==> flow/design.v <==
`timescale 1ns / 1ps
module Cordic_Machine(clock_pulse, reset, x_input, y_input, z_input, x_output, y_output, z_output, flag);
	input clock_pulse;
	input reset;  
	parameter fractional_bit = 22;
	parameter iteration_number = 22;
	input signed [fractional_bit+2:0] x_input;
	input signed [fractional_bit+2:0] y_input;
	input signed [fractional_bit+2:0] z_input;
	output signed [fractional_bit+2:0] x_output;
	output signed [fractional_bit+2:0] y_output;
	output signed [fractional_bit+2:0] z_output;
	output flag;  
	reg signed [fractional_bit+2:0] x_temp_result;
	reg signed [fractional_bit+2:0] y_temp_result;
	reg signed [fractional_bit+2:0] z_temp_result;
	reg [5:0] counter;  
	wire signed [fractional_bit+2:0] LUT_Atan [0:iteration_number];
	assign LUT_Atan[00] = 25'b000_0010000000000000000000;    
	assign LUT_Atan[01] = 25'b000_0001001011100100000000;   
	assign LUT_Atan[02] = 25'b000_0000100111111011001110;  
	assign LUT_Atan[03] = 25'b000_0000010100010001000100;
	assign LUT_Atan[04] = 25'b000_0000001010001011000011;
	assign LUT_Atan[05] = 25'b000_0000000101000101110101;
	assign LUT_Atan[06] = 25'b000_0000000010100010111101;
	assign LUT_Atan[07] = 25'b000_0000000001010001011111;
	assign LUT_Atan[08] = 25'b000_0000000000101000101111;
	assign LUT_Atan[09] = 25'b000_0000000000010100010111;
	assign LUT_Atan[10] = 25'b000_0000000000001010001011;
	assign LUT_Atan[11] = 25'b000_0000000000000101000101;
	assign LUT_Atan[12] = 25'b000_0000000000000010100010;
	assign LUT_Atan[13] = 25'b000_0000000000000001010001;
	assign LUT_Atan[14] = 25'b000_0000000000000000101000;
	assign LUT_Atan[15] = 25'b000_0000000000000000010100;
	assign LUT_Atan[16] = 25'b000_0000000000000000001010;
	assign LUT_Atan[17] = 25'b000_0000000000000000000101;
	assign LUT_Atan[18] = 25'b000_0000000000000000000010;
	assign LUT_Atan[19] = 25'b000_0000000000000000000001;
	assign LUT_Atan[20] = 25'b000_0000000000000000000000;
	assign LUT_Atan[21] = 25'b000_0000000000000000000000;
	assign LUT_Atan[22] = 25'b000_0000000000000000000000;
	always @(posedge clock_pulse) 
		begin
			if (reset)
				begin
					counter <= 0;
				end
			else if (counter == 0) 
				begin
					x_temp_result <= x_input;
					y_temp_result <= y_input;
					z_temp_result <= z_input;
					counter <= counter +1;
				end
			else 
				begin
					x_temp_result <= z_temp_result[fractional_bit+2] ? x_temp_result + (y_temp_result >>> (counter-1))
																					 : x_temp_result - (y_temp_result >>> (counter-1));
					y_temp_result <= z_temp_result[fractional_bit+2] ? y_temp_result - (x_temp_result >>> (counter-1))
																					 : y_temp_result + (x_temp_result >>> (counter-1));
					z_temp_result <= z_temp_result[fractional_bit+2] ? z_temp_result + LUT_Atan[counter-1]
																					 : z_temp_result - LUT_Atan[counter-1];
					counter <= (counter + 1) % (iteration_number);
				end
		end
	assign flag  = (counter == iteration_number-1) ? 1: 0;
	assign x_output = x_temp_result;
	assign y_output = y_temp_result;
	assign z_output = z_temp_result;
endmodule
Tool chain data of Cordic_Machine
What the tools print for Cordic_Machine, step after step.
Line numbers count from 1 in the design file above.
Operators: Yosys type, input widths -> output width; for muxes data width and select width s.
Library cell names are shortened.
A cell with - has no value.
Set-up
  top module: Cordic_Machine
  clock port: clock_pulse
  library: sky130hd
  timing corner: tt_025C_1v80

Word level
Counts by Yosys on the flattened word-level netlist (proc, flatten, opt, wreduce; memories kept). Register bits leave out memories and registers merged into their read ports (data or address); mux counts leave out enables and synchronous resets folded into registers. Print and check cells are left out. Cells with the same type and inputs are merged into one.
Bit counts
  register bits: 81
  bits in latches: 0
  RAM bits: 0
  ROM bits: 0
  word width x clocked read ports: 0
  memories kept: 0
  input port bits: 77
  output and inout port bits: 76
  elaborated cells: 52
Operators by class
  add/subtract/negate cells: 8
  multipliers: 0
  divide/modulo/power cells: 1
  magnitude comparators: 0
  equality and inequality tests: 23
  shifts and indexed selects: 2
  multiplexer cells: 11
  bitwise logic cells: 0
  reductions and logical operators: 3
Operator list (count)
  $pmux 25 s21: 1
  $mux 25: 8
  $mod 32x5->32 const B: 1
  $add 25x25->25: 3
  $sub 25x25->25: 3
  $sshr 25x32->25: 2
  $eq 5x4->1 const B: 8
  $eq 5x5->1 const B: 7
  $eq 5x3->1 const B: 4
  $eq 5x2->1 const B: 2
  $add 6x1->7 const B: 1
  $sub 6x1->7 const B: 1
  $eq 6x5->1 const B: 1
  $logic_not 6->1: 1
  $mux 6: 1
  $eq 5x1->1 const B: 1
  $logic_not 5->1: 1
  $reduce_or 3->1: 1
  $mux 1: 1

Longest topological paths
Yosys ltp: most cells in a row. Word level: on the elaborated netlist, between registers, memories and ports. Mapped: between sequential cells and ports; inverters and the memories' decode and read muxes count.
Logic depth
  word-level depth: 9
  ABC_AREA: 0
  mapped depth: 34
  mapped depth without buffers: 26

After synthesis
Yosys stat after the flow's synthesis: flattened, memories mapped to cells. It holds for the ABC_AREA given above (unset counts as 0); a run with the other value may have another netlist.
Totals and module areas in this step are rounded.
Cells by type
  edfxtp_1: count 75, area in all 2252.16 um^2
  ha_1: count 84, area in all 1.05E+03 um^2
  mux4_2: count 41, area in all 923.386 um^2
  a21oi_1: count 155, area in all 775.744 um^2
  nand2_1: count 173, area in all 649.373 um^2
  xnor2_1: count 71, area in all 621.846 um^2
  xor2_1: count 68, area in all 595.571 um^2
  nor2_1: count 132, area in all 495.475 um^2
  o21ai_0: count 94, area in all 470.451 um^2
  mux2i_1: count 38, area in all 380.365 um^2
  a21o_1: count 31, area in all 232.723 um^2
  nand3_1: count 40, area in all 200.192 um^2
  a31oi_1: count 31, area in all 193.936 um^2
  mux2_2: count 14, area in all 157.651 um^2
  inv_1: count 41, area in all 153.898 um^2
  clkbuf_1: count 40, area in all 150.144 um^2
  dfxtp_1: count 6, area in all 120.115 um^2
  buf_2: count 22, area in all 110.106 um^2
Not listed: further types 94, cells in them 351.
Mapped netlist
  standard cells after synthesis: 1507
  mapped area: 12400 um^2
  sequential area: 2370 um^2
  flip-flop cells: 81
  buffer cells: 90

Worst setup path after synthesis
OpenSTA on the mapped netlist: ideal clock, no wires. The path of least setup slack (recovery checks aside). Input and output delay are each 20% of the period. Register names are those of the netlist, which keeps one name where synthesis merged equal registers.
Timing post-synthesis
  path kind: register to register
  start: register counter[0]
  end: register x_temp_result[24]
  period: 6.0 ns
  library setup time: 0.263 ns
  launch time at the first pin: 0.000 ns
  data arrival time: 6.670 ns
  data required time: 5.737 ns
  slack: -0.933 ns
  delay of the path: 6.933 ns
  stages: 33
  buffers on the path: 8
  period reached after synthesis: 6.933 ns
"delay of the path" = arrival - input delay + setup time.
"stages": output pins that drive a net of the path, with the launching flip-flop's if there is one; two outputs of one cell count as two.
"period reached after synthesis" is the clock period less the worst setup slack; recovery checks do not enter. This is arithmetic on one report: input and output delays are still those of the set period (20% each).
Between the ends stands the longest chain of elaborated cells between them, by number of cells; it is not shown to be the way that was timed. Of several equally long chains one is given.
Each line given opens the expression or statement behind the cell; cells for indexed reads and writes are added by Yosys, which also makes memories of some case tables.
A register here has more assigning lines than the two given.
Between the ends, post-synthesis
  path through: dfxtp_1 buf_6 buf_8 buf_6 buf_8 inv_1 ha_1 buf_4 buf_4 buf_2 buf_4 mux4_2 nand2_1 nand3_1 a311o_1 nand3_1 ha_1 nand2b_1 nor4b_4 a21oi_1 xnor2_1 ha_1 a21o_1 a21o_1 a21o_1 a221oi_1 a21oi_1 nor2b_1 a2111oi_0 o21bai_1 a21oi_1 xnor2_1 o21ai_1
  cells in the longest elaborated chain: 5
  elaborated cells on any way between the ends: 7
  classes of those cells: add/sub: 3; shift: 1; mux: 2; reduce/logical: 1
Ends and longest elaborated chain, post-synthesis
  from (decl): RTL line 17  | reg [5:0] counter;
  from (assign): RTL line 53  | counter <= counter +1;
  from (assign): RTL line 63  | counter <= (counter + 1) % (iteration_number);
  $sub 6x1->7: RTL line 58  | : x_temp_result - (y_temp_result >>> (counter-1));
  $sshr 25x32->25: RTL line 58
  $sub 25x25->25: RTL line 58
  $mux 25: RTL line 57  | x_temp_result <= z_temp_result[fractional_bit+2] ? x_temp_result + (y_temp_result >>> (counter-1))
  $mux 25: RTL line 48  | else if (counter == 0)
  to (assign): RTL line 50  | x_temp_result <= x_input;
  to (assign): RTL line 57
  to (decl): RTL line 14  | reg signed [fractional_bit+2:0] x_temp_result;

Path in the finished layout
From the final timing report of run D: the path of least setup slack in the routed layout; clock arrival at registers is part of the times.
Timing post-layout
  path kind: register to register
  start: register counter[0]
  end: register y_temp_result[24]
  period: 4.82 ns
  library setup time: 0.14 ns
  launch time at the first pin: 0.39 ns
  data arrival time: 5.90 ns
  data required time: 5.07 ns
  slack: -0.83 ns
  stages: 28
  buffers on the path: 3
Between the ends stands the longest chain of elaborated cells between them, by number of cells; it is not shown to be the way that was timed. Of several equally long chains one is given.
A register here has more assigning lines than the two given.
Between the ends, post-layout
  path through: dfxtp_4 clkinvlp_4 buf_6 ha_4 or3b_4 buf_12 nor2_4 o21ai_2 a221o_1 o2bb2ai_2 a221oi_2 inv_1 ha_4 buf_4 nor2_1 xnor2_1 ha_1 a211oi_2 nor2_2 or4_4 a211oi_4 o31a_1 a21oi_2 nand4_1 nand2_1 a21oi_2 xnor3_1 a21oi_1
  cells in the longest elaborated chain: 5
  elaborated cells on any way between the ends: 7
  classes of those cells: add/sub: 3; shift: 1; mux: 2; reduce/logical: 1
Ends and longest elaborated chain, post-layout
  from (decl): RTL line 17  | reg [5:0] counter;
  from (assign): RTL line 53  | counter <= counter +1;
  from (assign): RTL line 63  | counter <= (counter + 1) % (iteration_number);
  $sub 6x1->7: RTL line 60  | : y_temp_result + (x_temp_result >>> (counter-1));
  $sshr 25x32->25: RTL line 60
  $add 25x25->25: RTL line 60
  $mux 25: RTL line 59  | y_temp_result <= z_temp_result[fractional_bit+2] ? y_temp_result - (x_temp_result >>> (counter-1))
  $mux 25: RTL line 48  | else if (counter == 0)
  to (assign): RTL line 51  | y_temp_result <= y_input;
  to (assign): RTL line 59
  to (decl): RTL line 15  | reg signed [fractional_bit+2:0] y_temp_result;

Appendix: measured runs

Module Cordic_Machine, platform sky130hd: 4 stored runs of the flow (Yosys, OpenROAD) with differing settings, in no particular order. Input and output delays are each 20% of the period that was set; the output load is 0.01 pF.
"period achieved" = clock period - worst setup slack. The figure is calculated, with input and output delays left at 20% of the set period.
"critical setup path time": the worst setup path's part of the clock period (all of it between registers, 20% less for each end at a port) less its slack. A launch clock that arrives late makes it longer, a capture clock that arrives late makes it shorter.
The results are shown rounded.

==> run A: settings <==
{ "CELL_PAD_IN_SITES_DETAIL_PLACEMENT": 2, "CELL_PAD_IN_SITES_GLOBAL_PLACEMENT": 1, "CORE_ASPECT_RATIO": 1.5, "GPL_ROUTABILITY_DRIVEN": 0, "GPL_TIMING_DRIVEN": 0, "MIN_ROUTING_LAYER": "met2", "PLACE_DENSITY_LB_ADDON": 0.19, "SETUP_SLACK_MARGIN": 0.77, "TNS_END_PERCENT": 80, "period_ns": 6.0, "CAP_MARGIN": 20, "CORE_MARGIN": 2, "CORE_UTILIZATION": 40, "SLEW_MARGIN": 20 }
==> run A: results <==
not finished: clock tree synthesis ended with error DPL-0033

==> run B: settings <==
{ "CELL_PAD_IN_SITES_DETAIL_PLACEMENT": 1, "CELL_PAD_IN_SITES_GLOBAL_PLACEMENT": 1, "CORE_ASPECT_RATIO": 0.56, "CORE_UTILIZATION": 58, "GPL_ROUTABILITY_DRIVEN": 1, "GPL_TIMING_DRIVEN": 0, "MIN_ROUTING_LAYER": "met2", "PLACE_DENSITY_LB_ADDON": 0.2, "SETUP_SLACK_MARGIN": 1.28, "SLEW_MARGIN": 30, "TNS_END_PERCENT": 65, "period_ns": 6.0, "CAP_MARGIN": 20, "CORE_MARGIN": 2 }
==> run B: results <==
not finished: placement ended with error FLW-0024

==> run C: settings <==
{ "ABC_AREA": 1, "CAP_MARGIN": 10, "CELL_PAD_IN_SITES_DETAIL_PLACEMENT": 2, "CELL_PAD_IN_SITES_GLOBAL_PLACEMENT": 3, "CORE_ASPECT_RATIO": 0.62, "CORE_MARGIN": 5, "CORE_UTILIZATION": 31, "CTS_CLUSTER_DIAMETER": 291, "CTS_CLUSTER_SIZE": 39, "GPL_ROUTABILITY_DRIVEN": 0, "GPL_TIMING_DRIVEN": 0, "MIN_ROUTING_LAYER": "met2", "SETUP_SLACK_MARGIN": 0.74, "SLEW_MARGIN": 40, "period_ns": 4.82 }
==> run C: results <==
not finished: routing ended with error GRT-0116

==> run D: settings <==
{ "ABC_AREA": 0, "CAP_MARGIN": 10, "CORE_MARGIN": 5, "CORE_UTILIZATION": 31, "CTS_CLUSTER_DIAMETER": 291, "CTS_CLUSTER_SIZE": 31, "HOLD_SLACK_MARGIN": 0.06, "SETUP_SLACK_MARGIN": -0.05, "SLEW_MARGIN": 40, "period_ns": 4.82 }
==> run D: results <==
area of the synthesized netlist: 12400 um^2
die area: 44200 um^2
standard-cell area after layout: 20900 um^2
worst setup slack after layout: -0.831 ns
total negative slack: -20.0 ns
period achieved: 5.651 ns
critical setup path time: 5.65 ns
type of the worst setup path: register to register
